==> flow/design.v <==
module clk_div(
    input clk,
    input rst,
    output reg tick_1hz
    );
    parameter CLK_FREQ = 1000; 
    reg [31:0] cnt; 
    always @(posedge clk or posedge rst) begin
        if (rst) begin
            cnt <= 0;
            tick_1hz <= 0;
        end 
        else begin
            if (cnt >= CLK_FREQ - 1) begin
                cnt <= 0;
                tick_1hz <= 1;
            end 
            else begin
                cnt <= cnt + 1;
                tick_1hz <= 0; 
            end
        end
    end
endmodule
module time_counter(
    input clk,
    input rst,
    input tick_1hz,
    input adjust,    
    input up,        
    input up_ten,    
    output reg [3:0] cur_h_ten, cur_h_one,
    output reg [3:0] cur_m_ten, cur_m_one,
    output reg [3:0] cur_s_ten, cur_s_one,
    output reg [1:0] adjust_mode,
    output reg led4, led6, led8
    );
    reg prev_adjust, prev_up, prev_up_ten;
    wire adjust_pulse, up_pulse, up_ten_pulse;
    always @(posedge clk) begin
        prev_adjust <= adjust;
        prev_up     <= up;
        prev_up_ten <= up_ten;
    end
    assign adjust_pulse = adjust & (~prev_adjust);
    assign up_pulse     = up & (~prev_up);
    assign up_ten_pulse = up_ten & (~prev_up_ten);
    always @(posedge clk or posedge rst) begin
        if(rst) adjust_mode <= 0;
        else if(adjust_pulse) begin
            if(adjust_mode >= 3) adjust_mode <= 0;
            else adjust_mode <= adjust_mode + 1;
        end
    end
    always @(*) begin
        case(adjust_mode)
            2'd0: {led4, led6, led8} = 3'b111;  
            2'd1: {led4, led6, led8} = 3'b001;  
            2'd2: {led4, led6, led8} = 3'b010;  
            2'd3: {led4, led6, led8} = 3'b100;  
            default: {led4, led6, led8} = 3'b111;
        endcase
    end
    always @(posedge clk or posedge rst) begin
        if(rst) begin
            {cur_h_ten, cur_h_one} <= 0;
            {cur_m_ten, cur_m_one} <= 0;
            {cur_s_ten, cur_s_one} <= 0;
        end
        else begin
            if(adjust_mode == 0 && tick_1hz) begin
                if(cur_s_one == 9) begin
                    cur_s_one <= 0;
                    if(cur_s_ten == 5) begin
                        cur_s_ten <= 0;
                        if(cur_m_one == 9) begin
                            cur_m_one <= 0;
                            if(cur_m_ten == 5) begin
                                cur_m_ten <= 0;
                                if(cur_h_ten == 2 && cur_h_one == 3) begin
                                    cur_h_ten <= 0; cur_h_one <= 0;
                                end else if(cur_h_one == 9) begin
                                    cur_h_one <= 0; cur_h_ten <= cur_h_ten + 1;
                                end else begin
                                    cur_h_one <= cur_h_one + 1;
                                end
                            end else cur_m_ten <= cur_m_ten + 1;
                        end else cur_m_one <= cur_m_one + 1;
                    end else cur_s_ten <= cur_s_ten + 1;
                end else cur_s_one <= cur_s_one + 1;
            end
            else if(up_pulse) begin
                case(adjust_mode)
                    2'd1: begin  
                        if(cur_s_one == 9) begin
                             cur_s_one <= 0;
                             if(cur_s_ten == 5) cur_s_ten <= 0;
                              else cur_s_ten <= cur_s_ten + 1;
                        end else cur_s_one <= cur_s_one + 1;
                    end
                    2'd2: begin  
                        if(cur_m_one == 9) begin
                             cur_m_one <= 0;
                             if(cur_m_ten == 5) cur_m_ten <= 0; 
                             else cur_m_ten <= cur_m_ten + 1;
                        end else cur_m_one <= cur_m_one + 1;
                    end
                    2'd3: begin  
                        if(cur_h_ten == 2 && cur_h_one == 3) begin
                            cur_h_ten <= 0; cur_h_one <= 0;
                        end else if(cur_h_one == 9) begin
                            cur_h_one <= 0; cur_h_ten <= cur_h_ten + 1;
                        end else begin
                            cur_h_one <= cur_h_one + 1;
                        end
                    end
                endcase
            end
            else if(up_ten_pulse) begin
                case(adjust_mode)
                    2'd1: begin 
                        if(cur_s_ten >= 5) cur_s_ten <= 0;
                        else cur_s_ten <= cur_s_ten + 1;
                    end
                    2'd2: begin 
                        if(cur_m_ten >= 5) cur_m_ten <= 0;
                        else cur_m_ten <= cur_m_ten + 1;
                    end
                    2'd3: begin 
                        if(cur_h_ten == 2) begin
                            cur_h_ten <= 0;
                            cur_h_one <= cur_h_one + 6;
                        end
                        else if(cur_h_ten == 1 && cur_h_one >= 4) begin
                            cur_h_ten <= 0;
                            cur_h_one <= cur_h_one - 4;
                        end
                        else begin
                            cur_h_ten <= cur_h_ten + 1;
                        end
                    end
                endcase
            end
        end
    end
endmodule
module time_converter(
    input [3:0] h_ten, h_one, 
    input world_clock, h24,
    input usa, england, spain,
    output reg [3:0] disp_h_ten, disp_h_one,
    output reg am, pm
    );
    integer k_time;  
    integer w_time;  
    always @(*) begin
        k_time = h_ten * 10 + h_one;
        w_time = k_time; 
        if (world_clock) begin
            if (usa) begin      
                w_time = k_time - 14;
                if (w_time < 0) w_time = w_time + 24; 
            end
            else if (england) begin 
                w_time = k_time - 9;
                if (w_time < 0) w_time = w_time + 24;
            end
            else if (spain) begin   
                w_time = k_time - 8;
                if (w_time < 0) w_time = w_time + 24;
            end
        end
        am = 0; 
        pm = 0;
        if (h24 || world_clock) begin
        end
        else begin
            if (w_time < 12) begin
                am = 1; pm = 0;
                if (w_time == 0) w_time = 12;
            end
            else begin
                am = 0; pm = 1;
                if (w_time > 12) w_time = w_time - 12;
            end
        end
        disp_h_ten = w_time / 10;
        disp_h_one = w_time % 10;
    end
endmodule
module stopwatch(
    input clk, rst,
    input enable_mode, 
    input btn_start,
    input btn_reset,
    output reg [3:0] m_ten, m_one,
    output reg [3:0] s_ten, s_one,
    output reg [3:0] ms_ten, ms_one,
    output reg [3:0] lap_m10, lap_m1,
    output reg [3:0] lap_s10, lap_s1,
    output reg [3:0] lap_ms10, lap_ms1
    );
reg [18:0] cnt_div;
    wire tick_10ms;
    assign tick_10ms = (cnt_div == 10 - 1);
    always @(posedge clk or posedge rst) begin
        if(rst) cnt_div <= 0;
        else if(tick_10ms) cnt_div <= 0;
        else cnt_div <= cnt_div + 1;
    end
    reg prev_start, prev_reset;
    wire start_pulse = btn_start & ~prev_start;
    wire reset_pulse = btn_reset & ~prev_reset;
    always @(posedge clk) begin
        prev_start <= btn_start;
        prev_reset <= btn_reset;
    end
    reg running; 
    always @(posedge clk or posedge rst) begin
        if(rst) begin
            {m_ten, m_one, s_ten, s_one, ms_ten, ms_one} <= 0;
            {lap_m10, lap_m1, lap_s10, lap_s1, lap_ms10, lap_ms1} <= 0;
            running <= 0;
        end
        else if(enable_mode) begin 
            if(start_pulse) begin
                running <= ~running;
                if (running) begin
                    lap_m10 <= m_ten; lap_m1 <= m_one;
                    lap_s10 <= s_ten; lap_s1 <= s_one;
                    lap_ms10 <= ms_ten; lap_ms1 <= ms_one;
                end
            end
            if(reset_pulse) begin
                running <= 0;
                {m_ten, m_one, s_ten, s_one, ms_ten, ms_one} <= 0;
                {lap_m10, lap_m1, lap_s10, lap_s1, lap_ms10, lap_ms1} <= 0;
            end
            if(running && tick_10ms) begin
                if(ms_one == 9) begin
                    ms_one <= 0;
                    if(ms_ten == 9) begin
                        ms_ten <= 0;
                        if(s_one == 9) begin
                            s_one <= 0;
                            if(s_ten == 5) begin
                                s_ten <= 0;
                                if(m_one == 9) begin
                                    m_one <= 0;
                                    if(m_ten == 5) m_ten <= 0;
                                    else m_ten <= m_ten + 1;
                                end else m_one <= m_one + 1;
                            end else s_ten <= s_ten + 1;
                        end else s_one <= s_one + 1;
                    end else ms_ten <= ms_ten + 1;
                end else ms_one <= ms_one + 1;
            end
        end
    end
endmodule
module timer(
    input clk, rst,
    input enable_mode,
    input btn_start,
    input btn_min,
    input btn_sec,
    input btn_clear,
    input btn_stop_alarm,
    output reg [3:0] tm_m10, tm_m1,
    output reg [3:0] tm_s10, tm_s1,
    output reg [3:0] set_m10, set_m1,
    output reg [3:0] set_s10, set_s1,
    output reg alarm_on
    );
    reg [31:0] cnt;
    wire tick_1hz;
    parameter CLK_FREQ = 1000;
    assign tick_1hz = (cnt == CLK_FREQ - 1);
    always @(posedge clk or posedge rst) begin
        if(rst) cnt <= 0;
        else if(cnt >= CLK_FREQ - 1) cnt <= 0; 
        else cnt <= cnt + 1;
    end
    reg prev_start, prev_min, prev_sec, prev_clear, prev_stop;
    wire start_pulse = btn_start & ~prev_start;
    wire min_pulse   = btn_min   & ~prev_min;
    wire sec_pulse   = btn_sec   & ~prev_sec;
    wire clear_pulse = btn_clear & ~prev_clear;
    wire stop_pulse  = btn_stop_alarm & ~prev_stop;
    always @(posedge clk) begin
        prev_start <= btn_start; prev_min <= btn_min; prev_sec <= btn_sec;
        prev_clear <= btn_clear; prev_stop <= btn_stop_alarm;
    end
    reg running; 
    wire is_zero = (tm_m10==0 && tm_m1==0 && tm_s10==0 && tm_s1==0);
    always @(posedge clk or posedge rst) begin
        if(rst) begin
            {tm_m10, tm_m1, tm_s10, tm_s1} <= 0;
            {set_m10, set_m1, set_s10, set_s1} <= 0;
            running <= 0; alarm_on <= 0;
        end
        else if(enable_mode) begin
            if (alarm_on && stop_pulse) begin 
                alarm_on <= 0; 
                running <= 0; 
            end
            else if (clear_pulse) begin
                {tm_m10, tm_m1, tm_s10, tm_s1} <= 0;
                {set_m10, set_m1, set_s10, set_s1} <= 0;
                running <= 0; alarm_on <= 0;
            end
            else if(!running && !alarm_on) begin
                if(min_pulse) begin 
                    if(tm_m1 == 9) begin 
                        tm_m1<=0; tm_m10<=tm_m10+1; 
                        set_m1<=0; set_m10<=set_m10+1; 
                    end 
                    else begin 
                        tm_m1 <= tm_m1 + 1;
                        set_m1 <= set_m1 + 1;          
                    end
                end
                if(sec_pulse) begin 
                    if(tm_s10 == 5) begin
                        tm_s10 <= 0; 
                        set_s10 <= 0;                  
                    end 
                    else begin
                        tm_s10 <= tm_s10 + 1;
                        set_s10 <= set_s10 + 1;        
                    end
                    tm_s1 <= 0; set_s1 <= 0; 
                end
            end
            if(start_pulse && !alarm_on && !is_zero) running <= ~running;
            if(running && tick_1hz) begin
                if(is_zero) begin 
                    running <= 0; 
                    alarm_on <= 1; 
                end
                else begin
                    if(tm_s1 == 0) begin
                        tm_s1 <= 9;
                        if(tm_s10 == 0) begin
                            tm_s10 <= 5;
                            if(tm_m1 == 0) begin
                                tm_m1 <= 9;
                                if(tm_m10 > 0) tm_m10 <= tm_m10 - 1;
                            end else tm_m1 <= tm_m1 - 1;
                        end else tm_s10 <= tm_s10 - 1;
                    end else tm_s1 <= tm_s1 - 1;
                end
            end
        end
        else begin 
            alarm_on <= 0; 
            running <= 0; 
        end
    end
endmodule
module alarm(
    input clk, rst,
    input enable_set,
    input btn_min,
    input btn_hour,
    input btn_stop,
    input btn_toggle,
    input btn_clear,
    input [3:0] cur_h_ten, cur_h_one,
    input [3:0] cur_m_ten, cur_m_one,
    input [3:0] cur_s_ten, cur_s_one,
    output reg [3:0] al_h_ten, al_h_one,
    output reg [3:0] al_m_ten, al_m_one,
    output reg alarm_trigger, 
    output reg alarm_enabled  
    );
    reg prev_min, prev_hour, prev_stop, prev_toggle, prev_clear;
    wire min_pulse    = btn_min    & ~prev_min;
    wire hour_pulse   = btn_hour   & ~prev_hour;
    wire stop_pulse   = btn_stop   & ~prev_stop;
    wire toggle_pulse = btn_toggle & ~prev_toggle;
    wire clear_pulse  = btn_clear  & ~prev_clear;
    always @(posedge clk) begin
        prev_min    <= btn_min;
        prev_hour   <= btn_hour;
        prev_stop   <= btn_stop;
        prev_toggle <= btn_toggle;
        prev_clear  <= btn_clear;
    end
    always @(posedge clk or posedge rst) begin
        if(rst) begin
            {al_h_ten, al_h_one, al_m_ten, al_m_one} <= 0;
            alarm_enabled <= 0; 
        end
        else begin
            if (toggle_pulse) alarm_enabled <= ~alarm_enabled;
            if(enable_set) begin
                if(clear_pulse) begin
                    {al_h_ten, al_h_one, al_m_ten, al_m_one} <= 0;
                end
                if(min_pulse) begin 
                    if(al_m_one == 9) begin al_m_one <= 0;
                    if(al_m_ten == 5) al_m_ten <= 0; 
                    else al_m_ten <= al_m_ten + 1; end 
                    else al_m_one <= al_m_one + 1;
                end
                if(hour_pulse) begin 
                     if(al_h_ten == 2 && al_h_one == 3) begin al_h_ten <= 0;
                     al_h_one <= 0; end 
                     else if(al_h_one == 9) begin al_h_one <= 0;
                     al_h_ten <= al_h_ten + 1; end 
                     else al_h_one <= al_h_one + 1;
                end
            end
        end
    end
    reg is_ringing; 
    always @(posedge clk or posedge rst) begin
        if (rst) is_ringing <= 0;
        else begin
            if (!alarm_enabled || (is_ringing && stop_pulse)) is_ringing <= 0;
            else if (alarm_enabled && !enable_set && !is_ringing) begin
                if ({cur_h_ten, cur_h_one, cur_m_ten, cur_m_one} == {al_h_ten, al_h_one, al_m_ten, al_m_one} &&
                    cur_s_ten == 0 && cur_s_one == 0) is_ringing <= 1; 
            end
        end
    end
    always @(*) alarm_trigger = is_ringing;
endmodule
module display_controller(
    input clk,
    input rst, 
    input [3:0] h_ten, h_one, 
    input [3:0] m_ten, m_one, 
    input [3:0] s_ten, s_one,
    input world_clock, use_alarm,
    input usa, england, spain,
    output reg [7:0] seg_com,  
    output reg [7:0] seg_data, 
    output reg [7:0] seg7
    );
    reg [19:0] seg_clk_div;
    wire seg_scan_clk;
    assign seg_scan_clk = seg_clk_div[1]; 
    always @(posedge clk or posedge rst) begin
        if (rst) seg_clk_div <= 0;
        else seg_clk_div <= seg_clk_div + 1;
    end
    reg [2:0] seg_scan_cnt;
    wire seg_scan_en = (seg_clk_div[1:0] == 2'b01);
    always @(posedge clk or posedge rst) begin
        if (rst) seg_scan_cnt <= 0;
        else if (seg_scan_en) begin
            if (seg_scan_cnt == 5) seg_scan_cnt <= 0;
            else seg_scan_cnt <= seg_scan_cnt + 1;
        end
    end
    reg [3:0] current_digit;
    always @(*) begin
        seg_data = 8'b1111_1111; 
        case (seg_scan_cnt)
            3'd0: begin
                seg_com = 8'b1101_1111; 
                current_digit = h_ten;
            end
            3'd1: begin
                seg_com = 8'b1110_1111;
                current_digit = h_one;
            end
            3'd2: begin
                seg_com = 8'b1111_0111;
                current_digit = m_ten;
            end
            3'd3: begin
                seg_com = 8'b1111_1011; 
                current_digit = m_one;
            end
            3'd4: begin
                seg_com = 8'b1111_1101; 
                current_digit = s_ten;
            end
            3'd5: begin
                seg_com = 8'b1111_1110; 
                current_digit = s_one;
            end
            default: begin
                seg_com = 8'b1111_1111;
                current_digit = 4'd0;
            end
        endcase
        case (current_digit)
            4'h0: seg_data[6:0] = ~7'b100_0000;
            4'h1: seg_data[6:0] = ~7'b111_1001;
            4'h2: seg_data[6:0] = ~7'b010_0100;
            4'h3: seg_data[6:0] = ~7'b011_0000;
            4'h4: seg_data[6:0] = ~7'b001_1001;
            4'h5: seg_data[6:0] = ~7'b001_0010;
            4'h6: seg_data[6:0] = ~7'b000_0010;
            4'h7: seg_data[6:0] = ~7'b111_1000;
            4'h8: seg_data[6:0] = ~7'b000_0000;
            4'h9: seg_data[6:0] = ~7'b001_0000;
            default: seg_data[6:0] = 7'b000_0000;
        endcase
        if (seg_scan_cnt == 3'd1 || seg_scan_cnt == 3'd3) 
             seg_data[7] = 1'b1;
        else 
             seg_data[7] = 1'b0;
    end 
    always @(posedge clk or posedge rst) begin
        if(rst) seg7 <= 8'b0000_0000; 
        else begin
            if(world_clock) begin
                if(usa)      
                    seg7 <= 8'b0011_1110; 
                else if(england) 
                    seg7 <= 8'b0111_1001; 
                else if(spain)   
                    seg7 <= 8'b0110_1101; 
                else 
                    seg7 <= 8'b0000_0000; 
            end
            else 
                seg7 <= 8'b0000_0000;
        end
    end
endmodule
module lcd_controller(
    input clk, rst,     
    input h24, world_clock,
    input sw_stopwatch, sw_timer, sw_alarm_set,
    input alarm_enabled,
    input usa, england, spain, 
    input [3:0] stp_m10, stp_m1, stp_s10, stp_s1, stp_ms10, stp_ms1,
    input [3:0] set_m10, set_m1, set_s10, set_s1,
    input [3:0] al_h10, al_h1, al_m10, al_m1,
    output reg LCD_RS, LCD_RW, LCD_E,
    output reg [7:0] LCD_DATA
    );
    reg [31:0] lcd_clk_div;
    wire lcd_tick;
    assign lcd_tick = (lcd_clk_div == 3 - 1);
    always @(posedge clk or posedge rst) begin
        if (rst) lcd_clk_div <= 0;
        else if (lcd_tick) lcd_clk_div <= 0;
        else lcd_clk_div <= lcd_clk_div + 1;
    end
    always @(posedge clk or posedge rst) begin
        if (rst) LCD_E <= 0;
        else if (lcd_clk_div < 1) LCD_E <= 1; 
        else LCD_E <= 0;
    end
    reg [7:0] lcd_state;
    reg [7:0] lcd_data_reg;
    reg lcd_rs_reg;
    reg [4:0] char_idx; 
    always @(posedge clk or posedge rst) begin
        if (rst) begin
            lcd_state <= 0;
            LCD_RW <= 0; LCD_RS <= 0; LCD_DATA <= 8'h00;
            char_idx <= 0;
            lcd_rs_reg <= 0; lcd_data_reg <= 8'h00;
        end 
        else begin
            if (lcd_tick) begin 
                case (lcd_state)
                    0:  begin lcd_rs_reg <= 0; lcd_data_reg <= 8'h38; lcd_state <= 1; end 
                    1:  begin lcd_state <= 2; end 
                    2:  begin lcd_rs_reg <= 0; lcd_data_reg <= 8'h38; lcd_state <= 3; end 
                    3:  begin lcd_state <= 4; end
                    4:  begin lcd_rs_reg <= 0; lcd_data_reg <= 8'h0C; lcd_state <= 5; end 
                    5:  begin lcd_state <= 6; end
                    6:  begin lcd_rs_reg <= 0; lcd_data_reg <= 8'h01; lcd_state <= 7; end 
                    7:  begin lcd_state <= 8; end
                    8:  begin lcd_rs_reg <= 0; lcd_data_reg <= 8'h06; lcd_state <= 9; end 
                    9:  begin lcd_state <= 10; end
                    10: begin lcd_rs_reg <= 0; lcd_data_reg <= 8'h80; char_idx <= 0; lcd_state <= 11; end 
                    11: begin 
                        lcd_rs_reg <= 1;
                        if (sw_stopwatch) begin
                            case(char_idx)
                                0: lcd_data_reg <= "M"; 1: lcd_data_reg <= "O"; 2: lcd_data_reg <= "D"; 3: lcd_data_reg <= "E";
                                4: lcd_data_reg <= " "; 5: lcd_data_reg <= ":"; 6: lcd_data_reg <= " ";
                                7: lcd_data_reg <= "S"; 8: lcd_data_reg <= "T"; 9: lcd_data_reg <= "O"; 10: lcd_data_reg <= "P"; 
                                11: lcd_data_reg <= "W"; 12: lcd_data_reg <= "A"; 13: lcd_data_reg <= "T"; 14: lcd_data_reg <= "C"; 15: lcd_data_reg <= "H";
                            endcase
                        end
                        else if (sw_timer) begin
                            case(char_idx)
                                0: lcd_data_reg <= "M"; 1: lcd_data_reg <= "O"; 2: lcd_data_reg <= "D"; 3: lcd_data_reg <= "E";
                                4: lcd_data_reg <= " "; 5: lcd_data_reg <= ":"; 6: lcd_data_reg <= " ";
                                7: lcd_data_reg <= "T"; 8: lcd_data_reg <= "I"; 9: lcd_data_reg <= "M"; 10: lcd_data_reg <= "E"; 
                                11: lcd_data_reg <= "R"; 12: lcd_data_reg <= " "; 13: lcd_data_reg <= " "; 14: lcd_data_reg <= " "; 15: lcd_data_reg <= " ";
                            endcase
                        end
                        else if (sw_alarm_set) begin
                            case(char_idx)
                                0: lcd_data_reg <= "A"; 1: lcd_data_reg <= "L"; 2: lcd_data_reg <= "A"; 3: lcd_data_reg <= "R"; 
                                4: lcd_data_reg <= "M"; 5: lcd_data_reg <= " "; 6: lcd_data_reg <= "S"; 7: lcd_data_reg <= "E"; 
                                8: lcd_data_reg <= "T"; 9: lcd_data_reg <= " "; 10: lcd_data_reg <= ":"; 11: lcd_data_reg <= " "; 
                                12: lcd_data_reg <= (alarm_enabled) ? "O" : "O";
                                13: lcd_data_reg <= (alarm_enabled) ? "N" : "F";
                                14: lcd_data_reg <= (alarm_enabled) ? " " : "F";
                                15: lcd_data_reg <= " ";
                            endcase
                        end
                        else begin
                            case(char_idx)
                                0: lcd_data_reg <= "M"; 1: lcd_data_reg <= "O"; 2: lcd_data_reg <= "D"; 3: lcd_data_reg <= "E";
                                4: lcd_data_reg <= " "; 5: lcd_data_reg <= ":"; 6: lcd_data_reg <= " ";
                                7: lcd_data_reg <= (h24) ? "2" : "1";
                                8: lcd_data_reg <= (h24) ? "4" : "2"; 
                                9: lcd_data_reg <= "H"; 
                                10: lcd_data_reg <= " "; 11: lcd_data_reg <= "T"; 12: lcd_data_reg <= "Y"; 13: lcd_data_reg <= "P"; 14: lcd_data_reg <= "E"; 15: lcd_data_reg <= " ";
                            endcase
                        end
                        if(char_idx < 15) char_idx <= char_idx + 1;
                        else lcd_state <= 12;
                    end
                    12: begin lcd_rs_reg <= 0; lcd_data_reg <= 8'hC0; char_idx <= 0; lcd_state <= 13; end 
                    13: begin
                        lcd_rs_reg <= 1;
                        if (sw_stopwatch) begin
                            case(char_idx)
                                0: lcd_data_reg <= "L"; 1: lcd_data_reg <= "A"; 2: lcd_data_reg <= "P"; 
                                3: lcd_data_reg <= " "; 4: lcd_data_reg <= ":"; 5: lcd_data_reg <= " ";
                                6: lcd_data_reg <= stp_m10 + "0"; 7: lcd_data_reg <= stp_m1 + "0";
                                8: lcd_data_reg <= ":";  
                                9: lcd_data_reg <= stp_s10 + "0"; 10: lcd_data_reg <= stp_s1 + "0";
                                11: lcd_data_reg <= ":";  
                                12: lcd_data_reg <= stp_ms10 + "0"; 13: lcd_data_reg <= stp_ms1 + "0";
                                14: lcd_data_reg <= " "; 15: lcd_data_reg <= " ";
                            endcase
                        end
                        else if (sw_timer) begin
                            case(char_idx)
                                0: lcd_data_reg <= "S"; 1: lcd_data_reg <= "E"; 2: lcd_data_reg <= "T"; 
                                3: lcd_data_reg <= " "; 4: lcd_data_reg <= ":"; 5: lcd_data_reg <= " ";
                                6: lcd_data_reg <= set_m10 + "0"; 7: lcd_data_reg <= set_m1 + "0";
                                8: lcd_data_reg <= ":";
                                9: lcd_data_reg <= set_s10 + "0"; 10: lcd_data_reg <= set_s1 + "0";
                                default: lcd_data_reg <= " "; 
                            endcase
                        end
                        else if (sw_alarm_set) begin
                            case(char_idx)
                                0: lcd_data_reg <= "T"; 1: lcd_data_reg <= "I"; 2: lcd_data_reg <= "M"; 3: lcd_data_reg <= "E"; 
                                4: lcd_data_reg <= " "; 5: lcd_data_reg <= ":"; 6: lcd_data_reg <= " ";
                                7: lcd_data_reg <= al_h10 + "0"; 8: lcd_data_reg <= al_h1 + "0";
                                9: lcd_data_reg <= ":";
                                10: lcd_data_reg <= al_m10 + "0"; 11: lcd_data_reg <= al_m1 + "0";
                                default: lcd_data_reg <= " ";
                            endcase
                        end
                        else begin
                            case(char_idx)
                                0: lcd_data_reg <= "Z"; 1: lcd_data_reg <= "O"; 2: lcd_data_reg <= "N"; 3: lcd_data_reg <= "E";
                                4: lcd_data_reg <= " "; 5: lcd_data_reg <= ":"; 6: lcd_data_reg <= " ";
                                default: begin
                                    if (world_clock && usa) begin
                                        case(char_idx)
                                            7: lcd_data_reg <= "U"; 8: lcd_data_reg <= "S"; 9: lcd_data_reg <= "A"; 10: lcd_data_reg <= " "; 
                                            11: lcd_data_reg <= "("; 12: lcd_data_reg <= "N"; 13: lcd_data_reg <= "Y"; 14: lcd_data_reg <= ")"; 15: lcd_data_reg <= " ";
                                        endcase
                                    end
                                    else if (world_clock && england) begin
                                        case(char_idx)
                                            7: lcd_data_reg <= "U"; 8: lcd_data_reg <= "K"; 9: lcd_data_reg <= " "; 10: lcd_data_reg <= "("; 
                                            11: lcd_data_reg <= "L"; 12: lcd_data_reg <= "O"; 13: lcd_data_reg <= "N"; 14: lcd_data_reg <= ")"; 15: lcd_data_reg <= " ";
                                        endcase
                                    end
                                    else if (world_clock && spain) begin
                                        case(char_idx)
                                            7: lcd_data_reg <= "S"; 8: lcd_data_reg <= "P"; 9: lcd_data_reg <= "A"; 10: lcd_data_reg <= "I"; 
                                            11: lcd_data_reg <= "N"; 12: lcd_data_reg <= " "; 13: lcd_data_reg <= " "; 14: lcd_data_reg <= " "; 15: lcd_data_reg <= " ";
                                        endcase
                                    end
                                    else begin
                                        case(char_idx)
                                            7: lcd_data_reg <= "K"; 8: lcd_data_reg <= "O"; 9: lcd_data_reg <= "R"; 10: lcd_data_reg <= "E"; 
                                            11: lcd_data_reg <= "A"; 12: lcd_data_reg <= " "; 13: lcd_data_reg <= " "; 14: lcd_data_reg <= " "; 15: lcd_data_reg <= " ";
                                        endcase
                                    end
                                end
                            endcase
                        end
                        if(char_idx < 15) char_idx <= char_idx + 1; 
                        else lcd_state <= 14; 
                    end
                    14: begin lcd_rs_reg <= 0; lcd_data_reg <= 8'h02; lcd_state <= 15; end 
                    15: begin lcd_state <= 10; end 
                    default: lcd_state <= 0;
                endcase
                LCD_RS <= lcd_rs_reg;
                LCD_DATA <= lcd_data_reg;
                LCD_RW <= 0; 
            end
        end
    end
endmodule
module clock(
    input clk,
    input rst,
    input adjust, up, up_ten,
    input h24, world_clock,
    input usa, england, spain,
    input sw_stopwatch,
    input sw_timer,
    input sw_alarm_set,
    input btn_stp_start,
    input btn_stp_reset,
    input btn_alarm_toggle,
    input btn_alarm_stop,
    output [7:0] seg_data, seg_com, seg7,
    output am, pm,
    output led4, led6, led8, 
    output LCD_RS, LCD_RW, LCD_E,
    output [7:0] LCD_DATA,
    output [3:0] rgb_r,
    output piezo_out 
    );
    wire tick_1hz;
    wire [1:0] adjust_mode;
    wire [3:0] cur_h_ten, cur_h_one, cur_m_ten, cur_m_one, cur_s_ten, cur_s_one;
    wire [3:0] disp_h_ten, disp_h_one; 
    wire [3:0] stp_m10, stp_m1, stp_s10, stp_s1, stp_ms10, stp_ms1;
    wire [3:0] stp_run_m10, stp_run_m1, stp_run_s10, stp_run_s1, stp_run_ms10, stp_run_ms1;
    wire [3:0] stp_lap_m10, stp_lap_m1, stp_lap_s10, stp_lap_s1, stp_lap_ms10, stp_lap_ms1;
    wire [3:0] tm_m10, tm_m1, tm_s10, tm_s1;
    wire [3:0] tm_set_m10, tm_set_m1, tm_set_s10, tm_set_s1;
    wire timer_alarm_on; 
    wire [3:0] al_h10, al_h1, al_m10, al_m1;
    wire real_alarm_trig; 
    wire alarm_is_on;     
    reg [3:0] final_h_ten, final_h_one, final_m_ten, final_m_one, final_s_ten, final_s_one;
    clk_div u_clk_div( .clk(clk), .rst(rst), .tick_1hz(tick_1hz) );
    time_counter u_counter(
        .clk(clk), .rst(rst), .tick_1hz(tick_1hz),
        .adjust( adjust & ~sw_stopwatch & ~sw_timer & ~sw_alarm_set ), 
        .up(     up     & ~sw_stopwatch & ~sw_timer & ~sw_alarm_set ), 
        .up_ten( up_ten & ~sw_stopwatch & ~sw_timer & ~sw_alarm_set ),
        .cur_h_ten(cur_h_ten), .cur_h_one(cur_h_one),
        .cur_m_ten(cur_m_ten), .cur_m_one(cur_m_one),
        .cur_s_ten(cur_s_ten), .cur_s_one(cur_s_one),
        .adjust_mode(adjust_mode),
        .led4(led4), .led6(led6), .led8(led8) 
    );
    time_converter u_converter(
        .h_ten(cur_h_ten), .h_one(cur_h_one),
        .world_clock(world_clock), .h24(h24),
        .usa(usa), .england(england), .spain(spain),
        .disp_h_ten(disp_h_ten), .disp_h_one(disp_h_one),
        .am(am), .pm(pm)
    );
    stopwatch u_stopwatch(
        .clk(clk), .rst(rst),
        .enable_mode(sw_stopwatch),
        .btn_start(btn_stp_start), .btn_reset(btn_stp_reset),
        .m_ten(stp_run_m10), .m_one(stp_run_m1),
        .s_ten(stp_run_s10), .s_one(stp_run_s1),
        .ms_ten(stp_run_ms10), .ms_one(stp_run_ms1),
        .lap_m10(stp_lap_m10), .lap_m1(stp_lap_m1),
        .lap_s10(stp_lap_s10), .lap_s1(stp_lap_s1),
        .lap_ms10(stp_lap_ms10), .lap_ms1(stp_lap_ms1)
    );
   timer u_timer(
        .clk(clk), .rst(rst),
        .enable_mode(sw_timer),
        .btn_start(adjust),
        .btn_min(up_ten),
        .btn_sec(up),
        .btn_clear(btn_stp_reset),
        .btn_stop_alarm(btn_alarm_stop),
        .tm_m10(tm_m10), .tm_m1(tm_m1), 
        .tm_s10(tm_s10), .tm_s1(tm_s1),
        .set_m10(tm_set_m10), .set_m1(tm_set_m1), 
        .set_s10(tm_set_s10),
        .set_s1(tm_set_s1),
        .alarm_on(timer_alarm_on)
    );
    alarm u_alarm(
        .clk(clk), .rst(rst),
        .enable_set(sw_alarm_set), 
        .btn_min(up),              
        .btn_hour(up_ten),         
        .btn_stop(btn_alarm_stop),     
        .btn_toggle(btn_alarm_toggle), 
        .btn_clear(btn_stp_reset),     
        .cur_h_ten(cur_h_ten), .cur_h_one(cur_h_one),
        .cur_m_ten(cur_m_ten), .cur_m_one(cur_m_one),
        .cur_s_ten(cur_s_ten), .cur_s_one(cur_s_one),
        .al_h_ten(al_h10), .al_h_one(al_h1),
        .al_m_ten(al_m10), .al_m_one(al_m1),
        .alarm_trigger(real_alarm_trig),
        .alarm_enabled(alarm_is_on) 
    );
    always @(*) begin
        if (sw_stopwatch) begin 
            final_h_ten = stp_run_m10;  final_h_one = stp_run_m1;
            final_m_ten = stp_run_s10;  final_m_one = stp_run_s1;
            final_s_ten = stp_run_ms10; final_s_one = stp_run_ms1;
        end
        else if (sw_timer) begin
            final_h_ten = 0;        final_h_one = 0;
            final_m_ten = tm_m10;   final_m_one = tm_m1;
            final_s_ten = tm_s10;   final_s_one = tm_s1;
        end
        else if (sw_alarm_set) begin
            final_h_ten = al_h10;   final_h_one = al_h1; 
            final_m_ten = al_m10;   final_m_one = al_m1;
            final_s_ten = 0;        final_s_one = 0;
        end
        else begin
            final_h_ten = disp_h_ten; final_h_one = disp_h_one;
            final_m_ten = cur_m_ten;  final_m_one = cur_m_one;
            final_s_ten = cur_s_ten;  final_s_one = cur_s_one;
        end
    end
    reg [15:0] piezo_cnt;
    reg piezo_wave;
    always @(posedge clk or posedge rst) begin
        if(rst) begin piezo_cnt <= 0; piezo_wave <= 0; end
        else begin
            piezo_wave <= ~piezo_wave; 
        end
    end
    assign piezo_out = (timer_alarm_on | real_alarm_trig) ? piezo_wave : 1'b0;
    reg [8:0] blink_cnt; 
    always @(posedge clk or posedge rst) begin
        if(rst) blink_cnt <= 0; else blink_cnt <= blink_cnt + 1;
    end
    wire blink_sig = blink_cnt[8]; 
    wire blink_red = (timer_alarm_on | real_alarm_trig) ? blink_sig : 1'b0; 
    assign rgb_r = {blink_red, blink_red, blink_red, blink_red}; 
    display_controller u_display(
        .clk(clk), .rst(rst),
        .h_ten(final_h_ten), .h_one(final_h_one),
        .m_ten(final_m_ten), .m_one(final_m_one),
        .s_ten(final_s_ten), .s_one(final_s_one),
        .world_clock(world_clock), .use_alarm(1'b0),
        .usa(usa), .england(england), .spain(spain),
        .seg_com(seg_com), .seg_data(seg_data), .seg7(seg7)
    );
    lcd_controller u_lcd(
        .clk(clk), .rst(rst),
        .h24(h24), .world_clock(world_clock),
        .sw_stopwatch(sw_stopwatch),
        .sw_timer(sw_timer),
        .sw_alarm_set(sw_alarm_set), 
        .alarm_enabled(alarm_is_on), 
        .usa(usa), .england(england), .spain(spain),
        .stp_m10(stp_lap_m10), .stp_m1(stp_lap_m1),
        .stp_s10(stp_lap_s10), .stp_s1(stp_lap_s1),
        .stp_ms10(stp_lap_ms10), .stp_ms1(stp_lap_ms1),
        .set_m10(tm_set_m10), .set_m1(tm_set_m1),
        .set_s10(tm_set_s10), .set_s1(tm_set_s1),
        .al_h10(al_h10), .al_h1(al_h1),
        .al_m10(al_m10), .al_m1(al_m1),
        .LCD_RS(LCD_RS), .LCD_RW(LCD_RW),
        .LCD_E(LCD_E), .LCD_DATA(LCD_DATA)
    );
endmodule
# --- Reports on clock ---
# Module clock before and after one edit of its RTL, step after step.
# "before" refers to lines of the RTL above, "after" to lines of the edited file.
# "delta" is "after" less "before", of the values as shown.
# Library cell names are shortened.
design:
  top: "clock"
  clock: "clk"
  library: "sky130hd"
  corner: "tt_025C_1v80"

# --- Diff ---
# Unified diff, file above to edited file.
# This change comes from a script, not from a designer. The edited design behaves differently; no optimisation was intended.
# begin of diff
@@ -6,10 +6,6 @@
     parameter CLK_FREQ = 1000; 
     reg [31:0] cnt; 
-    always @(posedge clk or posedge rst) begin
-        if (rst) begin
-            cnt <= 0;
-            tick_1hz <= 0;
-        end 
-        else begin
+    always @(posedge clk) begin
+        begin
             if (cnt >= CLK_FREQ - 1) begin
                 cnt <= 0;
# end of diff

# --- After elaboration ---
# Yosys after proc, flatten, opt, wreduce and memory -nomap, before mapping. Memory bits, and registers merged into a memory's read port (data or address), are not among the register bits. Print and check cells are not counted. Equal cells are merged and count once.
# Memory sizes are those after Yosys's memory passes, which may raise the word count (mostly to a power of two), join words into wider ones and drop unused or constant bits.
bits:
  columns: ["item", "before", "after", "delta"]
  rows:
  - ["ff_bits", 326, 326, 0]
  - ["latchBits", 0, 0, 0]
  - ["ram_bits", 0, 0, 0]
  - ["romBits", 112, 112, 0]
  - ["clocked_rd_ports_x_width", 0, 0, 0]
  - ["mem_count", 1, 1, 0]
  - ["inputBits", 17, 17, 0]
  - ["elab_cells", 631, 630, -1]
mem_list:
  columns: ["item", "before", "after"]
  rows:
  - ["memory_list", "16x7 r1 w0", "16x7 r1 w0"]
classes:
  columns: ["item", "before", "after", "delta"]
  rows:
  - ["n_addsub", 59, 59, 0]
  - ["multipliers", 1, 1, 0]
  - ["n_div", 2, 2, 0]
  - ["compare", 14, 14, 0]
  - ["equal", 85, 85, 0]
  - ["shift", 0, 0, 0]
  - ["n_mux", 269, 268, -1]
  - ["logic", 38, 38, 0]
  - ["n_reduce_logical", 99, 99, 0]
op_table:
  columns: ["cell", "before", "after", "delta"]
  rows:
  - ["two-way mux 32 bit", 14, 13, -1]
# Unchanged operator kinds not shown: 105.

# --- Logic depth ---
# Depth = most cells in a row (Yosys ltp): at word level without a register or memory, in the mapped netlist without a sequential cell, where the memories' decode and read muxes count.
depth:
  columns: ["item", "before", "after", "delta"]
  rows:
  - ["ltp_word", 18, 18, 0]
  - ["abc_area", "0", "0", null]
  - ["depth_mapped", 51, 51, 0]
  - ["depth_no_buf", 47, 48, 1]

# --- Mapped cells and area ---
# Source: synth_stat.txt of the flow (Yosys; design flattened, memories mapped). It holds for the ABC_AREA given above (unset counts as 0); a run with the other value may have another netlist.
by_type:
  columns: ["cell", "before", "after", "delta"]
  rows:
  - ["dfrtp_1", 298, 265, -33]
  - ["dfxtp_1", 10, 43, 33]
  - ["nor2_1", 211, 239, 28]
  - ["o21ai_0", 181, 199, 18]
  - ["nand2_1", 343, 326, -17]
  - ["inv_1", 82, 94, 12]
  - ["nand4_1", 41, 53, 12]
  - ["mux2i_1", 32, 20, -12]
  - ["nor3_1", 55, 45, -10]
  - ["xor2_1", 46, 37, -9]
  - ["and3_1", 32, 23, -9]
  - ["a211oi_1", 14, 23, 9]
  - ["nand3_1", 113, 105, -8]
  - ["nor2b_1", 33, 25, -8]
  - ["mux2_2", 24, 32, 8]
  - ["xnor2_1", 89, 96, 7]
  - ["a31oi_1", 37, 31, -6]
  - ["o211ai_1", 29, 23, -6]
# Unchanged cell types not shown: 28.
# The list need not be complete.
mapped:
  columns: ["item", "before", "after", "delta"]
  rows:
  - ["mapped_cells", 2493, 2494, 1]
  - ["yosys_area_um2", 21056.4, 20706.1, -350.3]
  - ["seqArea_um2", 7683.6, 7518.5, -165.1]
  - ["ffs", 309, 309, 0]
  - ["buffers", 128, 126, -2]
# By module: a second synthesis without flattening, with its own total; a netlist apart from the flattened one above.
hier_totals:
  columns: ["item", "before", "after", "delta"]
  rows:
  - ["cells_unflattened", 3080, 3093, 13]
  - ["hier_area_um2", 25993.7, 25904.8, -88.9]
# Each row is one instance without its submodules.
modules_before:
  columns: ["mod", "n_inst", "n_cells", "area_um2", "mod_seq_area_um2"]
  rows:
  - ["time_converter", 1, 1062, 6974.2, 0.0]
  - ["lcd_controller", 1, 660, 5736.8, 1803.0]
  - ["stopwatch", 1, 354, 3464.6, 1741.7]
  - ["timer", 1, 330, 3215.6, 1651.6]
  - ["time_counter", 1, 202, 1954.4, 710.7]
  - ["alarm", 1, 140, 1357.6, 550.5]
  - ["clk_div", 1, 81, 1157.4, 825.8]
  - ["clock", 1, 132, 1073.5, 250.2]
  - ["display_controller", 1, 119, 1059.8, 250.2]
modules_after:
  columns: ["mod", "n_inst", "n_cells", "area_um2", "mod_seq_area_um2"]
  rows:
  - ["time_converter", 1, 1062, 6974.2, 0.0]
  - ["lcd_controller", 1, 660, 5736.8, 1803.0]
  - ["stopwatch", 1, 354, 3464.6, 1741.7]
  - ["timer", 1, 344, 3301.9, 1651.6]
  - ["time_counter", 1, 202, 1954.4, 710.7]
  - ["alarm", 1, 140, 1357.6, 550.5]
  - ["clock", 1, 132, 1073.5, 250.2]
  - ["display_controller", 1, 119, 1059.8, 250.2]
  - ["clk_div", 1, 80, 982.2, 660.6]

# --- Timing after synthesis ---
# Source: OpenSTA report_checks on the synthesized netlist (no wires, ideal clock, input and output delay 20% of the period each), path of least setup slack; recovery checks are left aside. Register names are those of the netlist, which keeps one name where synthesis merged equal registers.
synth_timing:
  columns: ["item", "before", "after", "delta"]
  rows:
  - ["path_type", "in2out", "in2out", null]
  - ["from", "input usa", "input world_clock", null]
  - ["to", "output seg_data[3]", "output seg_data[3]", null]
  - ["clock_period_ps", 20000, 20000, 0]
  - ["in_delay_ps", 4000, 4000, 0]
  - ["t_first_pin_ps", 4000, 4000, 0]
  - ["arrival_ps", 11978, 12191, 213]
  - ["required_ps", 16000, 16000, 0]
  - ["slack_ps", 4022, 3809, -213]
  - ["delay_ps", 7978, 8191, 213]
  - ["driving_pins", 42, 37, -5]
  - ["period_less_setup_slack_ps", 15978, 16191, 213]
# "delay_ps" is the arrival time less input delay plus setup time.
# At an output port there is no setup time.
# "driving_pins" counts driving pins, that of a launching flip-flop among them; a cell with two outputs on the path counts twice.
# "period_less_setup_slack_ps" = period - worst setup slack (recovery checks aside). The figure is calculated, with input and output delays left at 20% of the set period.
# The rows between start and end are the longest chain of elaborated cells between them; the timing report does not say that the signal goes this way. Where chains are equally long, one stands for them.
# A line is the first line of the expression or statement that the cell stems from. Yosys adds cells for indexed reads and writes and turns some case tables into memories.
# The chain passes a memory read, where the word-level depth is cut; so it can be longer than that depth.
synth_between_before:
  path_cell_list: "clkbuf_1 -> buf_1 -> a21oi_1 -> nor2_1 -> nor2_1 -> a21oi_1 -> inv_1 -> ha_1 -> nor3_1 -> nand3_1 -> nand2_1 -> a21oi_1 -> a311oi_4 -> a21bo_1 -> mux2_4 -> or2_1 -> buf_2 -> a31oi_1 -> [6 not listed] -> a221o_1 -> inv_1 -> ha_1 -> nor3b_1 -> a221oi_1 -> o211ai_1 -> o22ai_2 -> o2111ai_4 -> xor2_1 -> ha_1 -> a22o_1 -> nand3_1 -> o31ai_1 -> a311o_1 -> inv_1 -> ha_1 -> mux2_1 -> mux2i_1"
  elab_chain_len: 12
synth_rtl_before:
  columns: ["item", "line_no", "rtl"]
  rows:
  - ["from (decl)", 705, "input usa, england, spain,"]
  - ["two-way mux 32 bit", 160, "if (usa) begin"]
  - ["two-way mux 32 bit", 159, "if (world_clock) begin"]
  - ["subtractor 32 x 5 -> 32 bit", 184, "if (w_time > 12) w_time = w_time - 12;"]
  - ["two-way mux 32 bit", 184, null]
  - ["two-way mux 32 bit", 178, "if (w_time < 12) begin"]
  - ["two-way mux 32 bit", 175, "if (h24 || world_clock) begin"]
  - ["modulo 32 x 5 -> 32 bit", 188, "disp_h_one = w_time % 10;"]
  - ["two-way mux 4 bit", 807, "else if (sw_alarm_set) begin"]
  - ["two-way mux 4 bit", 802, "else if (sw_timer) begin"]
  - ["two-way mux 4 bit", 797, "if (sw_stopwatch) begin"]
  - ["parallel mux 4 bit (select 6 bit)", 461, "case (seg_scan_cnt)"]
  - ["memory (16 x 7 bit)", 491, "case (current_digit)"]
  - ["to (decl)", 713, "output [7:0] seg_data, seg_com, seg7,"]
synth_between_after:
  path_cell_list: "buf_2 -> inv_2 -> nor2_1 -> nand2_1 -> xnor2_1 -> nand2_1 -> or3_1 -> o311a_1 -> or4_1 -> buf_2 -> a31oi_4 -> nor2_1 -> a311o_1 -> nor4_4 -> nand2_1 -> o211a_1 -> or2_1 -> clkbuf_1 -> clkbuf_1 -> o311ai_0 -> and2_1 -> inv_1 -> ha_1 -> and3_1 -> a211oi_4 -> nor2_1 -> nor4_4 -> ha_1 -> nor2_1 -> a211oi_1 -> a21oi_1 -> o221ai_1 -> a31o_2 -> inv_1 -> ha_1 -> mux2_2 -> mux2i_1"
  elab_chain_len: 11
synth_rtl_after:
  columns: ["item", "line_no", "rtl"]
  rows:
  - ["from (decl)", 700, "input h24, world_clock,"]
  - ["two-way mux 32 bit", 155, "if (world_clock) begin"]
  - ["subtractor 32 x 5 -> 32 bit", 180, "if (w_time > 12) w_time = w_time - 12;"]
  - ["two-way mux 32 bit", 180, null]
  - ["two-way mux 32 bit", 174, "if (w_time < 12) begin"]
  - ["two-way mux 32 bit", 171, "if (h24 || world_clock) begin"]
  - ["modulo 32 x 5 -> 32 bit", 184, "disp_h_one = w_time % 10;"]
  - ["two-way mux 4 bit", 803, "else if (sw_alarm_set) begin"]
  - ["two-way mux 4 bit", 798, "else if (sw_timer) begin"]
  - ["two-way mux 4 bit", 793, "if (sw_stopwatch) begin"]
  - ["parallel mux 4 bit (select 6 bit)", 457, "case (seg_scan_cnt)"]
  - ["memory (16 x 7 bit)", 487, "case (current_digit)"]
  - ["to (decl)", 709, "output [7:0] seg_data, seg_com, seg7,"]

# --- Timing after layout ---
# Path of least setup slack in the final report of the runs of set A (OpenROAD, finished layout, wires in). Where an end is a register, its clock arrival counts in the times.
# The report prints the path's times to 10 ps; the period is as set.
layout_timing:
  columns: ["item", "before", "after", "delta"]
  rows:
  - ["path_type", "in2out", "in2out", null]
  - ["from", "input usa", "input england", null]
  - ["to", "output seg_data[3]", "output seg_data[3]", null]
  - ["clock_period_ps", 18600, 18600, 0]
  - ["in_delay_ps", 3720, 3720, 0]
  - ["t_first_pin_ps", 3720, 3720, 0]
  - ["arrival_ps", 14010, 13990, -20]
  - ["required_ps", 14880, 14880, 0]
  - ["slack_ps", 870, 890, 20]
  - ["driving_pins", 38, 37, -1]
# The rows between start and end are the longest chain of elaborated cells between them; the timing report does not say that the signal goes this way. Where chains are equally long, one stands for them.
# The chain passes a memory read, where the word-level depth is cut; so it can be longer than that depth.
layout_between_before:
  path_cell_list: "clkdlybuf4s50_1 -> nor2b_1 -> a32o_1 -> a21oi_1 -> inv_1 -> ha_1 -> nor3_1 -> nand3_1 -> nand2_1 -> a21oi_1 -> a311oi_4 -> nand2_1 -> a221oi_2 -> nor2_1 -> a211oi_2 -> a2bb2oi_1 -> nor3_4 -> nand3_1 -> [2 not listed] -> inv_1 -> ha_1 -> nor3b_1 -> a221oi_1 -> o211ai_1 -> o22ai_2 -> o2111ai_4 -> xor2_1 -> ha_1 -> a22o_1 -> nand3_1 -> o31ai_1 -> a311o_1 -> inv_1 -> ha_1 -> mux2_1 -> mux2i_1 -> clkdlybuf4s50_1"
  elab_chain_len: 12
layout_rtl_before:
  columns: ["item", "line_no", "rtl"]
  rows:
  - ["from (decl)", 705, "input usa, england, spain,"]
  - ["two-way mux 32 bit", 160, "if (usa) begin"]
  - ["two-way mux 32 bit", 159, "if (world_clock) begin"]
  - ["subtractor 32 x 5 -> 32 bit", 184, "if (w_time > 12) w_time = w_time - 12;"]
  - ["two-way mux 32 bit", 184, null]
  - ["two-way mux 32 bit", 178, "if (w_time < 12) begin"]
  - ["two-way mux 32 bit", 175, "if (h24 || world_clock) begin"]
  - ["modulo 32 x 5 -> 32 bit", 188, "disp_h_one = w_time % 10;"]
  - ["two-way mux 4 bit", 807, "else if (sw_alarm_set) begin"]
  - ["two-way mux 4 bit", 802, "else if (sw_timer) begin"]
  - ["two-way mux 4 bit", 797, "if (sw_stopwatch) begin"]
  - ["parallel mux 4 bit (select 6 bit)", 461, "case (seg_scan_cnt)"]
  - ["memory (16 x 7 bit)", 491, "case (current_digit)"]
  - ["to (decl)", 713, "output [7:0] seg_data, seg_com, seg7,"]
layout_between_after:
  path_cell_list: "clkdlybuf4s50_1 -> or2_2 -> nand2_1 -> inv_1 -> o21ai_1 -> nand2_1 -> or3_1 -> o311a_1 -> or4_1 -> a31oi_4 -> buf_4 -> a41oi_1 -> xnor2_2 -> o21ai_0 -> a211o_1 -> a31oi_1 -> or2_1 -> o2111ai_1 -> o311ai_1 -> and2_1 -> inv_1 -> ha_1 -> and3_1 -> a211oi_4 -> a2bb2oi_2 -> nor4_4 -> ha_1 -> nor2_1 -> a211oi_1 -> a21oi_1 -> o221ai_1 -> a31o_2 -> inv_1 -> ha_1 -> mux2_2 -> mux2i_1 -> clkdlybuf4s50_1"
  elab_chain_len: 13
layout_rtl_after:
  columns: ["item", "line_no", "rtl"]
  rows:
  - ["from (decl)", 701, "input usa, england, spain,"]
  - ["two-way mux 32 bit", 160, "else if (england) begin"]
  - ["two-way mux 32 bit", 156, "if (usa) begin"]
  - ["two-way mux 32 bit", 155, "if (world_clock) begin"]
  - ["subtractor 32 x 5 -> 32 bit", 180, "if (w_time > 12) w_time = w_time - 12;"]
  - ["two-way mux 32 bit", 180, null]
  - ["two-way mux 32 bit", 174, "if (w_time < 12) begin"]
  - ["two-way mux 32 bit", 171, "if (h24 || world_clock) begin"]
  - ["modulo 32 x 5 -> 32 bit", 184, "disp_h_one = w_time % 10;"]
  - ["two-way mux 4 bit", 803, "else if (sw_alarm_set) begin"]
  - ["two-way mux 4 bit", 798, "else if (sw_timer) begin"]
  - ["two-way mux 4 bit", 793, "if (sw_stopwatch) begin"]
  - ["parallel mux 4 bit (select 6 bit)", 457, "case (seg_scan_cnt)"]
  - ["memory (16 x 7 bit)", 487, "case (current_digit)"]
  - ["to (decl)", 709, "output [7:0] seg_data, seg_com, seg7,"]

# --- Measured runs ---
# Both versions went through the flow (Yosys, OpenROAD) with the same settings in each pair. Constraints: input delay and output delay 20% of the set period each, output load 0.01 pF.
flow_settings_set_A:
  CORE_UTILIZATION: 40
  period_ns: 18.6
  CAP_MARGIN: 20
  CORE_MARGIN: 2
  SLEW_MARGIN: 20
results_set_A:
  columns: ["item", "before", "after", "delta"]
  rows:
  - ["post_synth_area_um2", 21056.4, 20706.1, -350.3]
  - ["final_die_area_um2", 54491.9, 53601.5, -890.4]
  - ["cell_area_final_um2", 23650.2, 23301.1, -349.1]
  - ["util_pct", 45.2, 45.5, 0.3]
  - ["fin_ws_ps", 872, 894, 22]
  - ["fin_tns_ps", 0, 0, 0]
  - ["hold_ws_ps", 405, 399, -6]
  - ["final_power_uw", 3354, 3197, -157]
  - ["period_less_ws_ps", 17728, 17706, -22]
flow_settings_set_B:
  ABC_AREA: 0
  CAP_MARGIN: 25
  CORE_MARGIN: 7
  CORE_UTILIZATION: 42
  CTS_CLUSTER_SIZE: 59
  GPL_ROUTABILITY_DRIVEN: 1
  PLACE_DENSITY_LB_ADDON: 0.06
  SLEW_MARGIN: 15
  period_ns: 18.5
results_set_B:
  columns: ["item", "before", "after", "delta"]
  rows:
  - ["post_synth_area_um2", 21056.4, 20706.1, -350.3]
  - ["final_die_area_um2", 56598.8, 55712.5, -886.3]
  - ["cell_area_final_um2", 23652.7, 23322.4, -330.3]
  - ["util_pct", 48.1, 47.8, -0.3]
  - ["fin_ws_ps", 920, 1033, 113]
  - ["fin_tns_ps", 0, 0, 0]
  - ["hold_ws_ps", 397, 417, 20]
  - ["final_power_uw", 3367, 3207, -160]
  - ["period_less_ws_ps", 17580, 17467, -113]
# "period_less_ws_ps" = clock period - worst setup slack. The figure is calculated, with input and output delays left at 20% of the set period.
# By "final_power_uw" is meant OpenSTA's value without simulated activity: inputs other than the clock are taken to toggle once in ten clock periods, and the tool carries that through the logic.
